==> flow/design.v <==
module gca_dlnv(
    input [31:0]    coord0,
    input [31:0]    coord1,
    input           ld,
    input           step,
    input           CLK,
    output          FC,
    output [20:0]   ADDR
);
    reg         [15:0] x0;
    reg         [15:0] y0;
    wire        [15:0] x1;
    wire        [15:0] y1;
    reg  signed [15:0] dx, dy;
    reg  signed [15:0] sx, sy;
    reg  signed [15:0] error;
    wire signed [15:0] e2;
    assign x1 = {5'b0, coord1[10:0]};
    assign y1 = {6'b0, coord1[20:11]};
    assign e2 = error <<< 1;
    assign ADDR = {y0[9:0], x0[10:0]};
    assign FC = !ld && (x0 == x1 && y0 == y1 || e2 >= dy && x0 == x1 || e2 <= dx && y0 == y1);
    always @(posedge CLK) begin
        if(ld) begin
            x0 <= {5'b0, coord0[10:0]};
            y0 <= {6'b0, coord0[20:11]};
            sx <= (x0 > x1) ? -16'd1 : 16'd1;
            sy <= (y0 > y1) ? -16'd1 : 16'd1;
            dx <= (x0 < x1) ? (x1 - x0) : (x0 - x1);
            dy <= (y1 < y0) ? (y1 - y0) : (y0 - y1);
            error <= dx + dy;
        end
        if(step && !ld) begin
            if(e2 >= dy) x0 <= x0 + sx;
            if(e2 <= dx) y0 <= y0 + sy;
            if(e2 >= dy && e2 <= dx)
                error <= error + dx + dy;
            else if(e2 >= dy)
                error <= error + dy;
            else if(e2 <= dx)
                error <= error + dx;
        end
    end
endmodule
======== Tool chain data of gca_dlnv ========
The steps from the RTL of gca_dlnv to its reports follow in flow order.
Line numbers count from 1 in the design file above.
Cell names lack the library's common part.
A cell with n/a has no value.
set-up
  top ..................................... gca_dlnv
  clock input ............................. CLK
  cell library ............................ sky130hd
  library corner .......................... tt_025C_1v80

======== After elaboration ========
Source: Yosys, flattened and elaborated, memories not mapped. Widths are those after wreduce; folded enables and synchronous resets count as part of the registers. Registers that Yosys merges into a memory's read port (data or address) are not register bits. Print and check cells do not count. Equal cells are merged and count once.
storage and ports
  register bits ........................... 112
  latch bits .............................. 0
  bits in writable memories ............... 0
  memory bits (read-only) ................. 0
  clocked read ports x word width ......... 0
  memories kept ........................... 0
  input bits .............................. 67
  output and inout port bits .............. 22
  elaborated cells ........................ 49
operators by class
  add/subtract/negate cells ............... 10
  multiply operators ...................... 0
  div/mod/pow operators ................... 0
  $lt $le $gt $ge ......................... 6
  equality and inequality tests ........... 2
  shifts and indexed selects .............. 0
  multiplexer cells ....................... 15
  bitwise logic cells ..................... 0
  reductions and logical operators ........ 9
operators by type and width
  kind                                   count
  2-to-1 mux 16 bit                      15
  adder 16 bit                           6
  subtractor 10 x 16 -> 16 bit           1
  less-than comparator 10 x 16 -> 1 bit  1
  subtractor 11 x 16 -> 16 bit           1
  subtractor 16 x 10 -> 16 bit           1
  > comparator 16 x 10 -> 1 bit          1
  == test 16 x 10 -> 1 bit               1
  subtractor 16 x 11 -> 16 bit           1
  > comparator 16 x 11 -> 1 bit          1
  less-than comparator 16 x 11 -> 1 bit  1
  == test 16 x 11 -> 1 bit               1
  greater-or-equal comparator 16 bit     1
  <= comparator 16 bit                   1
  logical AND 1 bit                      6
  logical OR 1 bit                       2
  zero test 1 bit                        1

======== Logic depth ========
Yosys ltp: most cells in a row. Word level: on the elaborated netlist, between registers, memories and ports. Mapped: between sequential cells and ports; inverters and the memories' decode and read muxes count.
logic depth
  depth in word-level cells ............... 6
  ABC_AREA ................................ 0
  depth in mapped cells ................... 17
  depth with buffers taken out ............ 17

======== Netlist ========
Yosys stat after the flow's synthesis: flattened, memories mapped to cells. It holds for the ABC_AREA given above (unset counts as 0); a run with the other value may have another netlist.
The area totals of this step are shown rounded.
synthesis totals
  standard cells after synthesis .......... 1263
  mapped area ............................. 10400 µm²
  area of sequential cells ................ 1960 µm²
  mapped flip-flops ....................... 81
  buffers ................................. 56
cells by type
  type      count  total area (µm²)
  ha_1      158    1.98E+03
  edfxtp_1  34     1.02E+03
  dfxtp_1   47     940.902
  xnor2_1   58     507.987
  a21oi_1   95     475.456
  mux2i_1   39     390.374
  a21o_1    51     382.867
  inv_1     102    382.867
  nor2_1    83     311.549
  nand2_1   79     296.534
  xor2_1    33     289.027
  o21ai_0   54     270.259
  fa_1      10     200.192
  o21ai_1   37     185.178
  a211oi_1  23     172.666
  nor3_1    34     170.163
  o21a_1    22     165.158
  buf_4     21     157.651
Not listed: further types 67, cells in them 283.

======== Path before layout ========
OpenSTA on the mapped netlist: ideal clock, no wires. The path of least setup slack (recovery checks aside). Input and output delay are each 20% of the period. Register names are those of the netlist, which keeps one name where synthesis merged equal registers.
path after synthesis
  path kind ............................... register to register
  start ................................... reg dx[0]
  end ..................................... reg error[14]
  clock period ............................ 5.0 ns
  library setup time ...................... 0.069 ns
  time at the first pin ................... 0.000 ns
  arrival time ............................ 3.688 ns
  required time ........................... 4.931 ns
  slack ................................... 1.243 ns
  delay of the path ....................... 3.757 ns
  stages on the path ...................... 18
  buffers on the path ..................... 0
  synthesis period reached ................ 3.757 ns
"delay of the path" = arrival - input delay + setup time.
"stages on the path" counts driving pins, that of a launching flip-flop among them; a cell with two outputs on the path counts twice.
"synthesis period reached" = period - worst setup slack (recovery checks aside). The figure is calculated, with input and output delays left at 20% of the set period.
Between the ends stands the longest chain of elaborated cells between them, by number of cells; it is not shown to be the way that was timed. Of several equally long chains one is given.
Each line given opens the expression or statement behind the cell; cells for indexed reads and writes are added by Yosys, which also makes memories of some case tables.
A register here has more assigning lines than the two given.
on the way, after synthesis
  cell sequence ........................... edfxtp_1 > ha_1 > fa_1 > a211oi_1 > o21ai_1 > a31oi_1 > o21bai_1 > a21o_1 > xor2_1 > ha_1 > nand2_1 > nor2_1 > a221o_1 > o41a_1 > xnor2_1 > nor2_1 > xnor3_1 > o21ai_1
  cells in the longest elaborated chain ... 6
  elaborated cells on any way between the ends .. 10
  those cells by class .................... 3 x add/sub; 1 x compare; 5 x mux; 1 x reduce/logical
RTL lines, path after synthesis
  what                RTL line  text
  start: declaration  14        reg  signed [15:0] dx, dy;
  start: assignment   29        dx <= (x0 < x1) ? (x1 - x0) : (x0 - x1);
  adder 16 bit        31        error <= dx + dy;
  2-to-1 mux 16 bit   24        if(ld) begin
  2-to-1 mux 16 bit   40        else if(e2 <= dx)
  2-to-1 mux 16 bit   38        else if(e2 >= dy)
  2-to-1 mux 16 bit   36        if(e2 >= dy && e2 <= dx)
  2-to-1 mux 16 bit   33        if(step && !ld) begin
  end: assignment     31
  end: assignment     37        error <= error + dx + dy;
  end: declaration    16        reg  signed [15:0] error;

======== Worst path after layout ========
Path of least setup slack in the final report of stored run 2 (OpenROAD, finished layout, wires in). Where an end is a register, its clock arrival counts in the times.
path after layout
  path kind ............................... register to output
  start ................................... reg dy[1]
  end ..................................... out FC
  clock period ............................ 4.79 ns
  output delay ............................ 0.96 ns
  time at the first pin ................... 0.38 ns
  arrival time ............................ 3.17 ns
  required time ........................... 3.83 ns
  slack ................................... 0.66 ns
  stages on the path ...................... 14
  buffers on the path ..................... 3
Between the ends stands the longest chain of elaborated cells between them, by number of cells; it is not shown to be the way that was timed. Of several equally long chains one is given.
on the way, after layout
  cell sequence ........................... edfxtp_1 > inv_2 > ha_4 > nor2b_4 > o31ai_4 > a21oi_2 > o31a_1 > mux2i_4 > buf_8 > buf_8 > nand2_2 > a22oi_2 > nor2_2 > buf_2
  cells in the longest elaborated chain ... 5
  elaborated cells on any way between the ends .. 5
  those cells by class .................... 1 x compare; 4 x reduce/logical
RTL lines, path after layout
  what                                RTL line  text
  start: declaration                  14        reg  signed [15:0] dx, dy;
  start: assignment                   30        dy <= (y1 < y0) ? (y1 - y0) : (y0 - y1);
  greater-or-equal comparator 16 bit  22        assign FC = !ld && (x0 == x1 && y0 == y1 || e2 >= dy && x0 == x1 || e2 <= dx && y0 == y1);
  logical AND 1 bit                   22
  logical OR 1 bit (2 in a row)       22
  logical AND 1 bit                   22
  end: declaration                    7         output          FC,

Wiki page: gca_dlnv / flow data

Settings and measured results of 5 stored flow runs for module gca_dlnv (sky130hd), not sorted in any way. The constraints put input and output delay at 20% of the set period each and load the outputs with 0.01 pF.
"reached clock period" = clock period - worst setup slack. The figure is calculated, with input and output delays left at 20% of the set period.
"time on the worst setup path" means the part of the period allowed to the worst setup path (the constraints hold back 20% at inputs and 20% at outputs) less its slack; where the path has registers, the arrival times of their clocks count too.
Results are given in rounded form.

---- stored run 1 ----
settings
  CORE_ASPECT_RATIO = 0.52
  CORE_UTILIZATION = 36
  CTS_CLUSTER_DIAMETER = 243
  HOLD_SLACK_MARGIN = -0.06
  MAX_ROUTING_LAYER = met4
  MIN_ROUTING_LAYER = met2
  PLACE_DENSITY_LB_ADDON = 0.25
  SETUP_SLACK_MARGIN = 1.13
  SLEW_MARGIN = 35
  TNS_END_PERCENT = 100
  period_ns = 4.92
  CAP_MARGIN = 20
  CORE_MARGIN = 2
results
  did not finish, routing stopped with GRT-0116

---- stored run 2 ----
settings
  CAP_MARGIN = 0
  CELL_PAD_IN_SITES_GLOBAL_PLACEMENT = 2
  CORE_ASPECT_RATIO = 1.92
  CORE_MARGIN = 8
  CTS_CLUSTER_SIZE = 49
  GPL_TIMING_DRIVEN = 0
  MIN_ROUTING_LAYER = met2
  SETUP_SLACK_MARGIN = 1.18
  SLEW_MARGIN = 15
  period_ns = 4.79
  CORE_UTILIZATION = 40
results
  die area ................................ 31600 µm²
  setup TNS ............................... 0.000 ns
  reached clock period .................... 4.126 ns
  std-cell area (final layout) ............ 13100 µm²
  post-synthesis cell area ................ 10400 µm²
  setup slack of the critical path ........ 0.664 ns
  time on the worst setup path ............ 3.17 ns
  critical path type ...................... register to output
  final utilization ....................... 51.6%

---- stored run 3 ----
settings
  SETUP_SLACK_MARGIN = 0.99
  period_ns = 4.56
  CAP_MARGIN = 20
  CORE_MARGIN = 2
  CORE_UTILIZATION = 40
  SLEW_MARGIN = 20
results
  die area ................................ 27200 µm²
  setup TNS ............................... 0.000 ns
  reached clock period .................... 3.789 ns
  std-cell area (final layout) ............ 12600 µm²
  post-synthesis cell area ................ 10400 µm²
  setup slack of the critical path ........ 0.771 ns
  time on the worst setup path ............ 3.79 ns
  critical path type ...................... register to register
  final utilization ....................... 49.6%

---- stored run 4 ----
settings
  period_ns = 7.23
  CAP_MARGIN = 20
  CORE_MARGIN = 2
  CORE_UTILIZATION = 40
  SLEW_MARGIN = 20
results
  die area ................................ 27200 µm²
  setup TNS ............................... 0.000 ns
  reached clock period .................... 5.849 ns
  std-cell area (final layout) ............ 11400 µm²
  post-synthesis cell area ................ 10400 µm²
  setup slack of the critical path ........ 1.38 ns
  time on the worst setup path ............ 2.96 ns
  critical path type ...................... input to output
  final utilization ....................... 45.2%

---- stored run 5 ----
settings
  ABC_AREA = 0
  CAP_MARGIN = 10
  CORE_UTILIZATION = 69
  CTS_CLUSTER_DIAMETER = 50
  GPL_ROUTABILITY_DRIVEN = 0
  GPL_TIMING_DRIVEN = 0
  MIN_ROUTING_LAYER = met1
  PLACE_DENSITY_LB_ADDON = 0.18
  SLEW_MARGIN = 30
  TNS_END_PERCENT = 50
  period_ns = 4.19
  CORE_MARGIN = 2
results
  die area ................................ 16000 µm²
  setup TNS ............................... 0.000 ns
  reached clock period .................... 4.094 ns
  std-cell area (final layout) ............ 11700 µm²
  post-synthesis cell area ................ 10400 µm²
  setup slack of the critical path ........ 0.096 ns
  time on the worst setup path ............ 3.26 ns
  critical path type ...................... register to output
  final utilization ....................... 80.2%
